==> flow/design.v <==
module adder #(parameter N = 64)
					(input logic [N-1:0] a, b,
					output logic [N-1:0] y);
	assign y = a + b;
endmodule
module alu (input logic [63:0] a, input logic [63:0] b, input logic [3:0] ALUControl,
				output logic [63:0] result, output logic zero);
	always_comb begin
		casez(ALUControl)
			4'b0000: result = a & b;
			4'b0001: result = a | b;
			4'b0010: result = a + b;
			4'b0110: result = a - b;
			4'b0111: result = b;
			default : result = 64'b1;
		endcase
		zero = result === '0 ? '1 : '0;
	end
endmodule
module aludec (input  logic [10:0] funct,  
					input  logic [1:0]  aluop,  
					output logic [3:0] alucontrol);  				
	always_comb
		if (aluop == 2'b00) alucontrol = 4'b0010;			 
		else if (aluop == 2'b01) alucontrol = 4'b0111; 	 
		else if((aluop == 2'b10)  & (funct == 11'b10001011000)) alucontrol = 4'b0010;	 
		else if((aluop == 2'b10)  & (funct == 11'b11001011000)) alucontrol = 4'b0110;	 
		else if((aluop == 2'b10)  & (funct == 11'b10001010000)) alucontrol = 4'b0000;	 
		else if((aluop == 2'b10)  & (funct == 11'b10101010000)) alucontrol = 4'b0001;	 
		else if((aluop == 2'b10)  & (funct == 11'b10010001000 || funct == 11'b10010001001)) alucontrol = 4'b0010;  
		else if((aluop == 2'b10)  & (funct == 11'b11010001000 || funct == 11'b11010001001)) alucontrol = 4'b0110;  
		else alucontrol = 4'b0000;
endmodule
module maindec(
    input logic [10:0] Op,
    output logic Reg2Loc, 
    output logic ALUSrc, 
    output logic MemtoReg, 
    output logic RegWrite, 
    output logic MemRead, 
    output logic MemWrite, 
    output logic Branch,
    output logic [1:0] ALUOp
);
    always_comb begin
        casez (Op)
            11'b111_1100_0010: {Reg2Loc, ALUSrc, MemtoReg, RegWrite, MemRead, MemWrite, Branch, ALUOp} = 9'b011110000; 
            11'b111_1100_0000: {Reg2Loc, ALUSrc, MemtoReg, RegWrite, MemRead, MemWrite, Branch, ALUOp} = 9'b110001000;
            11'b101_1010_0???: {Reg2Loc, ALUSrc, MemtoReg, RegWrite, MemRead, MemWrite, Branch, ALUOp} = 9'b100000101;
            11'b100_0101_1000, 
            11'b110_0101_1000, 
            11'b100_0101_0000, 
            11'b101_0101_0000: {Reg2Loc, ALUSrc, MemtoReg, RegWrite, MemRead, MemWrite, Branch, ALUOp} = 9'b000100010;
				11'b100_1000_100?,
				11'b110_1000_100?: {Reg2Loc, ALUSrc, MemtoReg, RegWrite, MemRead, MemWrite, Branch, ALUOp} = 9'b010100010;
            default: {Reg2Loc, ALUSrc, MemtoReg, RegWrite, MemRead, MemWrite, Branch, ALUOp} = 9'b000000000;
        endcase
    end
endmodule
module controller(input logic [10:0] instr,
						output logic [3:0] AluControl,						
						output logic reg2loc, regWrite, AluSrc, Branch,
											memtoReg, memRead, memWrite);
	logic [1:0] AluOp_s;
	maindec 	decPpal 	(.Op(instr), 
							.Reg2Loc(reg2loc), 
							.ALUSrc(AluSrc), 
							.MemtoReg(memtoReg), 
							.RegWrite(regWrite), 
							.MemRead(memRead), 
							.MemWrite(memWrite), 
							.Branch(Branch), 
							.ALUOp(AluOp_s));	
	aludec 	decAlu 	(.funct(instr), 
							.aluop(AluOp_s), 
							.alucontrol(AluControl));
endmodule
module flopr #(parameter N = 64) (input logic clk,
					input logic reset,
					input logic [N-1:0] d,
					output logic [N-1:0] q);
			always_ff @(posedge clk, posedge reset)
				if (reset) q <= 4'b0;
				else q <= d;
endmodule
module mux2 #(parameter N = 64)
				(input logic [N-1:0] d0, d1,
				input logic s,
				output logic [N-1:0] y);
	assign y = s ? d1 : d0;
endmodule
module sl2 #(parameter N = 64)
				(input logic [N-1:0] a,					
				output logic [N-1:0] y);
	assign y[0] = 1'b0;
	assign y[1] = 1'b0;
	assign y[63:2] = a[61:0];
endmodule
module signext(input logic [31:0] a, output logic [63:0] y);
	always_comb
		casez(a[31:21])
			11'b11111000010,  
			11'b11111000000:  
				y = {{55{a[20]}}, a[20:12]};  
			11'b10110100???:  
				y = {{45{a[23]}}, a[23:5]};  
			11'b100_1000_100?, 11'b110_1000_100?:  
				y = {{52{a[21]}}, a[21:10]};  
			default: y = 0;
		endcase
endmodule
module regfile(input logic clk, input logic we3, input logic [4:0] ra1,
					input logic [4:0] ra2, input logic [4:0] wa3, input logic [63:0] wd3,
					output logic [63:0] rd1, output logic [63:0] rd2);
	logic [63:0] registers [0:30];
	always @(*) begin
	  rd1 <= (ra1 == 5'd31) ? 64'd0 : registers[ra1];
	  rd2 <= (ra2 == 5'd31) ? 64'd0 : registers[ra2];
	end
	always_ff @(posedge clk) begin
	  if (we3 == 1 && wa3 != 5'd31) begin
			registers[wa3] <= wd3;
	  end
	end
endmodule
module fetch #(parameter N = 64)(input logic PCSrc_F,clk,reset,
					input logic [N-1:0] PCBranch_F,
					output logic [N-1:0] imem_addr_F);
	logic [N-1:0] add_out;
	logic [N-1:0] mux2_out;
	mux2 #(N) mux(add_out, PCBranch_F, PCSrc_F, mux2_out);
	flopr #(N) pc(clk, reset, mux2_out, imem_addr_F);
	adder #(N) add(imem_addr_F, N'('d4), add_out);
endmodule
module decode #(parameter N = 64)
					(input logic regWrite_D, reg2loc_D, clk,
					input logic [N-1:0] writeData3_D,
					input logic [31:0] instr_D,
					output logic [N-1:0] signImm_D, readData1_D, readData2_D, 
					input logic [4:0] wa3_D);  
	logic [4:0] ra2;			
	mux2 	#(5) 	ra2mux	(.d0(instr_D[20:16]), .d1(instr_D[4:0]), .s(reg2loc_D), .y(ra2));
	regfile 		registers(.clk(clk), .we3(regWrite_D), .ra1(instr_D[9:5]), .ra2(ra2), .wa3(wa3_D), 
								 .wd3(writeData3_D), .rd1(readData1_D), .rd2(readData2_D));
	signext 		ext		(.a(instr_D), .y(signImm_D));	
endmodule
module execute #(parameter N = 64)  
(
					input logic AluSrc,
					input logic [3:0] AluControl,
					input logic [N-1:0] PC_E, signImm_E, readData1_E, readData2_E,
					output logic [N-1:0] PCBranch_E, aluResult_E, writeData_E,
					output logic zero_E
	);
	logic [N-1:0] MUX_out;
	logic [N-1:0] sl2_out;
	sl2 sl2(signImm_E,sl2_out);
	mux2 mux(readData2_E, signImm_E, AluSrc, MUX_out);
	adder adder(PC_E,sl2_out,PCBranch_E);
	alu alu(readData1_E,MUX_out,AluControl,aluResult_E, zero_E);
	assign writeData_E = readData2_E;
endmodule
module memory 	(input logic Branch_M, zero_M,					
					output logic PCSrc_M);
	assign PCSrc_M = Branch_M & zero_M;
endmodule
module writeback #(parameter N = 64)
					(input logic [N-1:0] aluResult_W, DM_readData_W,
					input logic memtoReg,
					output logic [N-1:0] writeData3_W);					
	mux2 #(64) MtoRmux (.d0(aluResult_W), .d1(DM_readData_W), .s(memtoReg), .y(writeData3_W));
endmodule
module datapath #(parameter N = 64)
					(input logic reset, clk,
					input logic reg2loc,									
					input logic AluSrc,
					input logic [3:0] AluControl,
					input logic	Branch,
					input logic memRead,
					input logic memWrite,
					input logic regWrite,	
					input logic memtoReg,									
					input logic [31:0] IM_readData,
					input logic [N-1:0] DM_readData,
					output logic [N-1:0] IM_addr, DM_addr, DM_writeData,
					output logic DM_writeEnable, DM_readEnable );					
	logic PCSrc;
	logic [N-1:0] PCBranch_E, aluResult_E, writeData_E, writeData3; 
	logic [N-1:0] signImm_D, readData1_D, readData2_D;
	logic zero_E;
	logic [95:0] qIF_ID;
	logic [270:0] qID_EX;
	logic [202:0] qEX_MEM;
	logic [134:0] qMEM_WB;
	fetch 	#(64) 	FETCH 	(.PCSrc_F(PCSrc),
										.clk(clk),
										.reset(reset),
										.PCBranch_F(qEX_MEM[197:134]),
										.imem_addr_F(IM_addr));								
	flopr 	#(96)		IF_ID 	(.clk(clk),
										.reset(reset), 
										.d({IM_addr, IM_readData}),
										.q(qIF_ID));
	decode 	#(64) 	DECODE 	(.regWrite_D(qMEM_WB[134]),
										.reg2loc_D(reg2loc), 
										.clk(clk),
										.writeData3_D(writeData3),
										.instr_D(qIF_ID[31:0]), 
										.signImm_D(signImm_D), 
										.readData1_D(readData1_D),
										.readData2_D(readData2_D),
										.wa3_D(qMEM_WB[4:0]));				
	flopr 	#(271)	ID_EX 	(.clk(clk),
										.reset(reset), 
										.d({AluSrc, AluControl, Branch, memRead, memWrite, regWrite, memtoReg,	
											qIF_ID[95:32], signImm_D, readData1_D, readData2_D, qIF_ID[4:0]}),
										.q(qID_EX));	
	execute 	#(64) 	EXECUTE 	(.AluSrc(qID_EX[270]),
										.AluControl(qID_EX[269:266]),
										.PC_E(qID_EX[260:197]), 
										.signImm_E(qID_EX[196:133]), 
										.readData1_E(qID_EX[132:69]), 
										.readData2_E(qID_EX[68:5]), 
										.PCBranch_E(PCBranch_E), 
										.aluResult_E(aluResult_E), 
										.writeData_E(writeData_E), 
										.zero_E(zero_E));											
	flopr 	#(203)	EX_MEM 	(.clk(clk),
										.reset(reset), 
										.d({qID_EX[265:261], PCBranch_E, zero_E, aluResult_E, writeData_E, qID_EX[4:0]}),
										.q(qEX_MEM));	
	memory				MEMORY	(.Branch_M(qEX_MEM[202]), 
										.zero_M(qEX_MEM[133]), 
										.PCSrc_M(PCSrc));
	assign DM_writeData = qEX_MEM[68:5];
	assign DM_addr = qEX_MEM[132:69];
	assign DM_writeEnable = qEX_MEM[200];
	assign DM_readEnable = qEX_MEM[201];
	flopr 	#(135)	MEM_WB 	(.clk(clk),
										.reset(reset), 
										.d({qEX_MEM[199:198], qEX_MEM[132:69],	DM_readData, qEX_MEM[4:0]}),
										.q(qMEM_WB));
	writeback #(64) 	WRITEBACK (.aluResult_W(qMEM_WB[132:69]), 
										.DM_readData_W(qMEM_WB[68:5]), 
										.memtoReg(qMEM_WB[133]), 
										.writeData3_W(writeData3));		
endmodule
module processor_arm #(parameter N = 64)
							(input logic CLOCK_50, reset,
							output logic [N-1:0] IM_addr,
							input  logic [31:0] IM_readData,
							output logic [N-1:0] DM_writeData, DM_addr,
							output logic DM_writeEnable, DM_readEnable,
							input  logic [N-1:0] DM_readData);
	logic [31:0] q;
	logic [3:0] AluControl;
	logic reg2loc, regWrite, AluSrc, Branch, memtoReg, memRead, memWrite;
	logic [10:0] instr;
	assign q = IM_readData;
	controller 		c 			(.instr(instr), 
									.AluControl(AluControl), 
									.reg2loc(reg2loc), 
									.regWrite(regWrite), 
									.AluSrc(AluSrc), 
									.Branch(Branch),
									.memtoReg(memtoReg), 
									.memRead(memRead), 
									.memWrite(memWrite));
	datapath #(64) dp 		(.reset(reset), 
									.clk(CLOCK_50), 
									.reg2loc(reg2loc), 
									.AluSrc(AluSrc), 
									.AluControl(AluControl), 
									.Branch(Branch), 
									.memRead(memRead),
									.memWrite(memWrite), 
									.regWrite(regWrite), 
									.memtoReg(memtoReg), 
									.IM_readData(q), 
									.DM_readData(DM_readData), 
									.IM_addr(IM_addr), 
									.DM_addr(DM_addr), 
									.DM_writeData(DM_writeData), 
									.DM_writeEnable(DM_writeEnable), 
									.DM_readEnable(DM_readEnable));				
	flopr #(11)		IF_ID_TOP(.clk(CLOCK_50),
									.reset(reset), 
									.d(q[31:21]), 
									.q(instr));
endmodule
==> Step by step through the tools: processor_arm <==
The steps from the RTL of processor_arm to its reports follow in flow order.
Lines are those of the file above, counted from 1.
Library cell names are shortened.
{ "setup": {"top": "processor_arm", "clk_port": "CLOCK_50", "library": "sky130hd", "lib_corner": "tt_025C_1v80"} }

==> Word level <==
Counts by Yosys on the flattened word-level netlist (proc, flatten, opt, wreduce; memories kept). Register bits leave out memories and registers merged into their read ports (data or address); mux counts leave out enables and synchronous resets folded into registers. Print and check cells are left out. Cells with the same type and inputs are merged into one.
Yosys's memory passes give these memory sizes; they may raise the number of words (mostly to a power of two), join words into wider ones and drop unused or constant bits.
{ "word_totals": {"ram_bits": 1984, "regBits": 780, "out_inout_bits": 194, "input_bits": 98, "memories": 1} }
{ "classes": {"n_addsub": 4, "n_mux": 21, "eq_ne": 28, "reduce_and_logical": 9, "logic": 9} }
{ "mem_list": {"columns": ["name", "words", "word_bits", "rd", "wr", "line_no", "source"], "rows": [
  ["dp.DECODE.registers.registers", 31, 64, 2, 1, 115, "logic [63:0] registers [0:30];"]
]} }
{ "ops": {"columns": ["op", "n"], "rows": [
  ["two-way mux 64 bit", 6],
  ["case mux 64 bit (select 5 bit)", 1],
  ["case mux 64 bit (select 3 bit)", 1],
  ["equality test 11 bit (second input constant)", 12],
  ["adder 64 bit", 2],
  ["case equality test 64 x 1 -> 1 bit (second input constant)", 1],
  ["adder 64 x 3 -> 64 bit (second input constant)", 1],
  ["subtractor 64 bit", 1],
  ["bitwise AND 64 bit", 1],
  ["bitwise OR 64 bit", 1],
  ["case mux 9 bit (select 5 bit)", 1],
  ["equality test 10 bit (second input constant)", 4],
  ["two-way mux 3 bit", 8],
  ["equality test 8 bit (second input constant)", 2],
  ["equality test 5 bit (second input constant)", 2],
  ["two-way mux 5 bit", 2],
  ["equality test 4 x 3 -> 1 bit (second input constant)", 2],
  ["bitwise AND 1 bit", 7],
  ["OR reduction 2 bit", 3],
  ["inequality test 5 bit (second input constant)", 1],
  ["equality test 4 x 1 -> 1 bit (second input constant)", 1],
  ["equality test 4 x 2 -> 1 bit (second input constant)", 1],
  ["logical NOT 4 bit", 1],
  ["OR reduction 4 bit", 1],
  ["logical OR 1 bit", 2],
  ["equality test 2 x 1 -> 1 bit (second input constant)", 1],
  ["equality test 2 bit (second input constant)", 1],
  ["logical NOT 2 bit", 1]
]} }
Other operator kinds: 2; their cells: 3.

==> Longest topological paths <==
Longest topological path by Yosys (ltp), each cell counted once; first at word level (registers and memories cut), then after technology mapping (sequential cells cut; the memories' decode and read muxes count).
{ "depth": {"ltp_word": 13, "ABC_AREA": 0, "ltp_mapped": 30} }

==> Synthesis result <==
The flow's flattened synthesis, as Yosys stat reports it; memories are mapped. The netlist is that of the ABC_AREA named above (0 if unset); the other value can give another one.
The area totals of this step are shown rounded.
{ "types": {"columns": ["type", "n", "area_total_um2"], "rows": [
  ["edfxtp_1", 1984, 5.96E+04],
  ["dfrtp_1", 721, 1.8E+04],
  ["mux4_2", 576, 1.3E+04],
  ["nand2_1", 2265, 8.5E+03],
  ["a311oi_1", 386, 3.38E+03],
  ["nand3_1", 577, 2887.77],
  ["clkbuf_1", 613, 2.3E+03],
  ["ha_1", 128, 1.6E+03],
  ["a21oi_1", 315, 1.58E+03],
  ["mux2i_1", 157, 1.57E+03],
  ["nor2_1", 391, 1.47E+03],
  ["and3_1", 218, 1.36E+03],
  ["o21ai_0", 258, 1.29E+03],
  ["xnor2_1", 124, 1.09E+03],
  ["a31oi_1", 155, 969.68],
  ["buf_4", 128, 960.922],
  ["mux2_2", 81, 912.125],
  ["xor2_1", 94, 823.29]
]} }
Not listed: further types 71, cells in them 949.
{ "synth_totals": {"synth_area_um2": 128000, "cells": 10120, "seqArea_um2": 77600, "buf_cells": 855, "flip_flops": 2705} }
By module: a second synthesis without flattening, with its own total; a netlist apart from the flattened one above.
{ "unflattened": {"cells_unflattened": 8426, "area_unflattened_um2": 132000} }
Each row is one instance without its submodules.
{ "by_module": {"columns": ["mod", "n_cells", "instances", "mod_seq_area_um2", "mod_area_um2"], "rows": [
  ["regfile", 4879, 1, 59600, 91900],
  ["alu", 1120, 1, 0.0, 7500],
  ["flopr #(N=271)", 272, 1, 6780, 6790],
  ["flopr #(N=203)", 204, 1, 5080, 5080],
  ["adder #(N=64)", 579, 1, 0.0, 3900],
  ["adder", 579, 1, 0.0, 3900],
  ["flopr #(N=135)", 136, 1, 3380, 3380],
  ["flopr #(N=96)", 97, 1, 2400, 2410],
  ["mux2 #(N=64)", 71, 2, 0.0, 1080],
  ["flopr #(N=64)", 65, 1, 1600, 1610],
  ["mux2", 71, 1, 0.0, 1080],
  ["signext", 97, 1, 0.0, 751],
  ["sl2", 65, 1, 0.0, 484],
  ["execute #(N=64)", 64, 1, 0.0, 480]
]} }
Modules not listed: 11.

==> Worst setup path after synthesis <==
OpenSTA on the mapped netlist: ideal clock, no wires. The path of least setup slack (recovery checks aside). Input and output delay are each 20% of the period. Register names are those of the netlist, which keeps one name where synthesis merged equal registers.
{ "synth_timing": {"path_type": "reg2reg", "from": "reg dp.ID_EX.q[270]", "to": "reg dp.EX_MEM.q[133]", "path_delay_ns": 7.572, "path_stages": 31, "n_path_buf": 3, "launch_ns": 0.000, "arrival_ns": 7.476, "setup_ns": 0.096, "clock_period_ns": 10.0, "setup_slack_ns": 2.428, "synth_period_reached_ns": 7.572} }
"path_delay_ns" = arrival - input delay + setup time.
"path_stages" counts driving pins, that of a launching flip-flop among them; a cell with two outputs on the path counts twice.
"synth_period_reached_ns" is the clock period less the worst setup slack; recovery checks do not enter. This is arithmetic on one report: input and output delays are still those of the set period (20% each).
The rows between start and end are the longest chain of elaborated cells between them; the timing report does not say that the signal goes this way. Where chains are equally long, one stands for them.
Each line given opens the expression or statement behind the cell; cells for indexed reads and writes are added by Yosys, which also makes memories of some case tables.
{ "synth_via": {"cell_sequence": "dfrtp_1 -> buf_6 -> buf_2 -> mux2_2 -> inv_1 -> ha_1 -> o21ai_0 -> o21bai_1 -> nor4_2 -> and3_1 -> nand3_1 -> nand3b_1 -> or4_1 -> nor3_1 -> o2111ai_1 -> nand2_1 -> xor2_1 -> ha_1 -> clkbuf_1 -> a21o_1 -> a21o_1 -> a221oi_1 -> o21ai_0 -> a2111oi_0 -> o31ai_1 -> xnor2_1 -> a221o_1 -> or4b_1 -> or4_1 -> or4_1 -> nor4_2", "elab_chain_cells": 5, "cells_between": 8, "lines_between": 7, "classes_between": "add/sub (2); eq/ne (1); mux (3); logic (2)"} }
{ "synth_lines": {"columns": ["item", "line_no", "source"], "rows": [
  ["from (decl)", 81, "output logic [N-1:0] q);"],
  ["from (assign)", 83, "if (reset) q <= 4'b0;"],
  ["from (assign)", 84, "else q <= d;"],
  ["two-way mux 64 bit", 90, "assign y = s ? d1 : d0;"],
  ["subtractor 64 bit", 13, "4'b0110: result = a - b;"],
  ["case mux 64 bit (select 5 bit)", 9, "casez(ALUControl)"],
  ["case equality test 64 x 1 -> 1 bit", 17, "zero = result === '0 ? '1 : '0;"],
  ["two-way mux 1 bit", 17, null],
  ["to (assign)", 83, null],
  ["to (assign)", 84, null],
  ["to (decl)", 81, null]
]} }
Some nets on the timed path still bear RTL names; the line given drives or declares the net.
{ "synth_named_nets": {"columns": ["signal", "line_no"], "rows": [
  ["dp.EXECUTE.alu.result[63]", 9]
]} }

==> Timing after layout <==
From the final timing report of run 1: the path of least setup slack in the routed layout; clock arrival at registers is part of the times.
{ "layout_timing": {"path_type": "reg2reg", "from": "reg dp.ID_EX.q[270]", "to": "reg dp.EX_MEM.q[133]", "clock_period_ns": 15.4, "setup_ns": 0.10, "setup_slack_ns": 5.61, "n_path_buf": 3, "path_stages": 29, "arrival_ns": 10.62, "launch_ns": 0.93} }
The rows between start and end are the longest chain of elaborated cells between them; the timing report does not say that the signal goes this way. Where chains are equally long, one stands for them.
{ "layout_via": {"cell_sequence": "dfrtp_4 -> buf_4 -> inv_2 -> buf_4 -> nor3_1 -> o21bai_1 -> nor4_2 -> buf_4 -> and3_1 -> nand3_1 -> nand3b_1 -> or4_1 -> nor3_1 -> o2111ai_1 -> nand2_1 -> xor2_1 -> ha_1 -> a21o_1 -> a21o_1 -> a221oi_1 -> o21ai_0 -> a2111oi_1 -> o31ai_1 -> xnor2_1 -> a221o_1 -> or4b_1 -> or4_1 -> or4_1 -> nor4_2", "elab_chain_cells": 5, "cells_between": 8, "lines_between": 7, "classes_between": "add/sub (2); eq/ne (1); mux (3); logic (2)"} }
{ "layout_lines": {"columns": ["item", "line_no", "source"], "rows": [
  ["from (decl)", 81, "output logic [N-1:0] q);"],
  ["from (assign)", 83, "if (reset) q <= 4'b0;"],
  ["from (assign)", 84, "else q <= d;"],
  ["two-way mux 64 bit", 90, "assign y = s ? d1 : d0;"],
  ["subtractor 64 bit", 13, "4'b0110: result = a - b;"],
  ["case mux 64 bit (select 5 bit)", 9, "casez(ALUControl)"],
  ["case equality test 64 x 1 -> 1 bit", 17, "zero = result === '0 ? '1 : '0;"],
  ["two-way mux 1 bit", 17, null],
  ["to (assign)", 83, null],
  ["to (assign)", 84, null],
  ["to (decl)", 81, null]
]} }
Some nets on the timed path still bear RTL names; the line given drives or declares the net.
{ "layout_named_nets": {"columns": ["signal", "line_no"], "rows": [
  ["dp.EXECUTE.alu.result[63]", 9]
]} }

FLOW RESULTS
============

Stored flow runs of processor_arm (3 of them; Yosys, OpenROAD, sky130hd). They differ in their settings and are not a sequence. Constraints: input delay and output delay 20% of the set period each, output load 0.01 pF.
"period_reached_ns" means the clock period less the worst setup slack. The figure is calculated, with input and output delays left at 20% of the set period.
"worstPathTime_ns" is the time allowed to the run's worst setup path (the clock period less input and output delay, where it has them) less its slack. Clock arrival times count: a late capture clock shortens it, a late launch clock lengthens it.
The results are shown rounded.

Run 1
==> flow/run.sh <==
#!/bin/bash
# the make line also repeats the synthesis and layout settings of config.mk as NAME=value (left out here)
make -C /OpenROAD-flow-scripts/flow DESIGN_CONFIG=/design/flow/config.mk WORK_HOME=/design/flow/orfs CLKGATE_MAP_FILE= finish
==> flow/config.mk <==
export PLATFORM = sky130hd
export DESIGN_NAME = processor_arm
export DESIGN_NICKNAME = processor_arm
export VERILOG_FILES = /design/flow/design.v
export SDC_FILE = /design/flow/constraint.sdc
export NUM_CORES = 4
export LEC_CHECK = 0
export CAP_MARGIN = 20
export CORE_MARGIN = 5
export CORE_UTILIZATION = 20
export CTS_CLUSTER_DIAMETER = 81
export MIN_ROUTING_LAYER = met1
export PLACE_DENSITY = 0.48
export SETUP_SLACK_MARGIN = 0.04
export SLEW_MARGIN = 20
==> flow/constraint.sdc <==
create_clock -name core_clock -period 15.4 [get_ports {CLOCK_50}]
set_input_delay 3.0800 -clock core_clock [delete_from_list [all_inputs] [get_ports {CLOCK_50}]]
set_output_delay 3.0800 -clock core_clock [all_outputs]
set_load 0.01 [all_outputs]

==> results of run 1, as JSON <==
{
  "fin_tns_ns": 0.000,
  "hold_ws_ns": 0.336,
  "die_um2": 655000,
  "synth_chip_area_um2": 128000,
  "worstPathTime_ns": 9.79,
  "worstPathKind": "reg2reg",
  "fin_ws_ns": 5.61,
  "period_reached_ns": 9.788,
  "fin_util_frac": 0.235
}

Run 2
==> flow/run.sh <==
#!/bin/bash
# the make line also repeats the synthesis and layout settings of config.mk as NAME=value (left out here)
make -C /OpenROAD-flow-scripts/flow DESIGN_CONFIG=/design/flow/config.mk WORK_HOME=/design/flow/orfs CLKGATE_MAP_FILE= finish
==> flow/config.mk <==
export PLATFORM = sky130hd
export DESIGN_NAME = processor_arm
export DESIGN_NICKNAME = processor_arm
export VERILOG_FILES = /design/flow/design.v
export SDC_FILE = /design/flow/constraint.sdc
export NUM_CORES = 4
export LEC_CHECK = 0
export ABC_AREA = 1
export CAP_MARGIN = 20
export CELL_PAD_IN_SITES_DETAIL_PLACEMENT = 1
export CELL_PAD_IN_SITES_GLOBAL_PLACEMENT = 1
export CORE_ASPECT_RATIO = 1.93
export CORE_MARGIN = 2
export CORE_UTILIZATION = 40
export SLEW_MARGIN = 20
==> flow/constraint.sdc <==
create_clock -name core_clock -period 7.35 [get_ports {CLOCK_50}]
set_input_delay 1.4700 -clock core_clock [delete_from_list [all_inputs] [get_ports {CLOCK_50}]]
set_output_delay 1.4700 -clock core_clock [all_outputs]
set_load 0.01 [all_outputs]

==> results of run 2, as JSON <==
{
  "fin_tns_ns": 0.000,
  "hold_ws_ns": 0.340,
  "die_um2": 335000,
  "synth_chip_area_um2": 132000,
  "worstPathTime_ns": 6.94,
  "worstPathKind": "reg2reg",
  "fin_ws_ns": 0.414,
  "period_reached_ns": 6.936,
  "fin_util_frac": 0.448
}

Run 3
==> flow/run.sh <==
#!/bin/bash
# the make line also repeats the synthesis and layout settings of config.mk as NAME=value (left out here)
make -C /OpenROAD-flow-scripts/flow DESIGN_CONFIG=/design/flow/config.mk WORK_HOME=/design/flow/orfs CLKGATE_MAP_FILE= finish
==> flow/config.mk <==
export PLATFORM = sky130hd
export DESIGN_NAME = processor_arm
export DESIGN_NICKNAME = processor_arm
export VERILOG_FILES = /design/flow/design.v
export SDC_FILE = /design/flow/constraint.sdc
export NUM_CORES = 4
export LEC_CHECK = 0
export ABC_AREA = 0
export CAP_MARGIN = 20
export CELL_PAD_IN_SITES_DETAIL_PLACEMENT = 2
export CORE_MARGIN = 2
export CORE_UTILIZATION = 49
export CTS_CLUSTER_DIAMETER = 219
export CTS_CLUSTER_SIZE = 75
export GPL_ROUTABILITY_DRIVEN = 1
export GPL_TIMING_DRIVEN = 0
export MAX_ROUTING_LAYER = met4
export MIN_ROUTING_LAYER = met1
export PLACE_DENSITY_LB_ADDON = 0.03
export SETUP_SLACK_MARGIN = 1.36
export SLEW_MARGIN = 0
export TNS_END_PERCENT = 40
==> flow/constraint.sdc <==
create_clock -name core_clock -period 5.74 [get_ports {CLOCK_50}]
set_input_delay 1.1480 -clock core_clock [delete_from_list [all_inputs] [get_ports {CLOCK_50}]]
set_output_delay 1.1480 -clock core_clock [all_outputs]
set_load 0.01 [all_outputs]

==> results of run 3, as JSON <==
{
  "fin_tns_ns": -20.1,
  "hold_ws_ns": 0.370,
  "die_um2": 265000,
  "synth_chip_area_um2": 128000,
  "worstPathTime_ns": 8.61,
  "worstPathKind": "reg2reg",
  "fin_ws_ns": -2.87,
  "period_reached_ns": 8.612,
  "fin_util_frac": 0.56
}
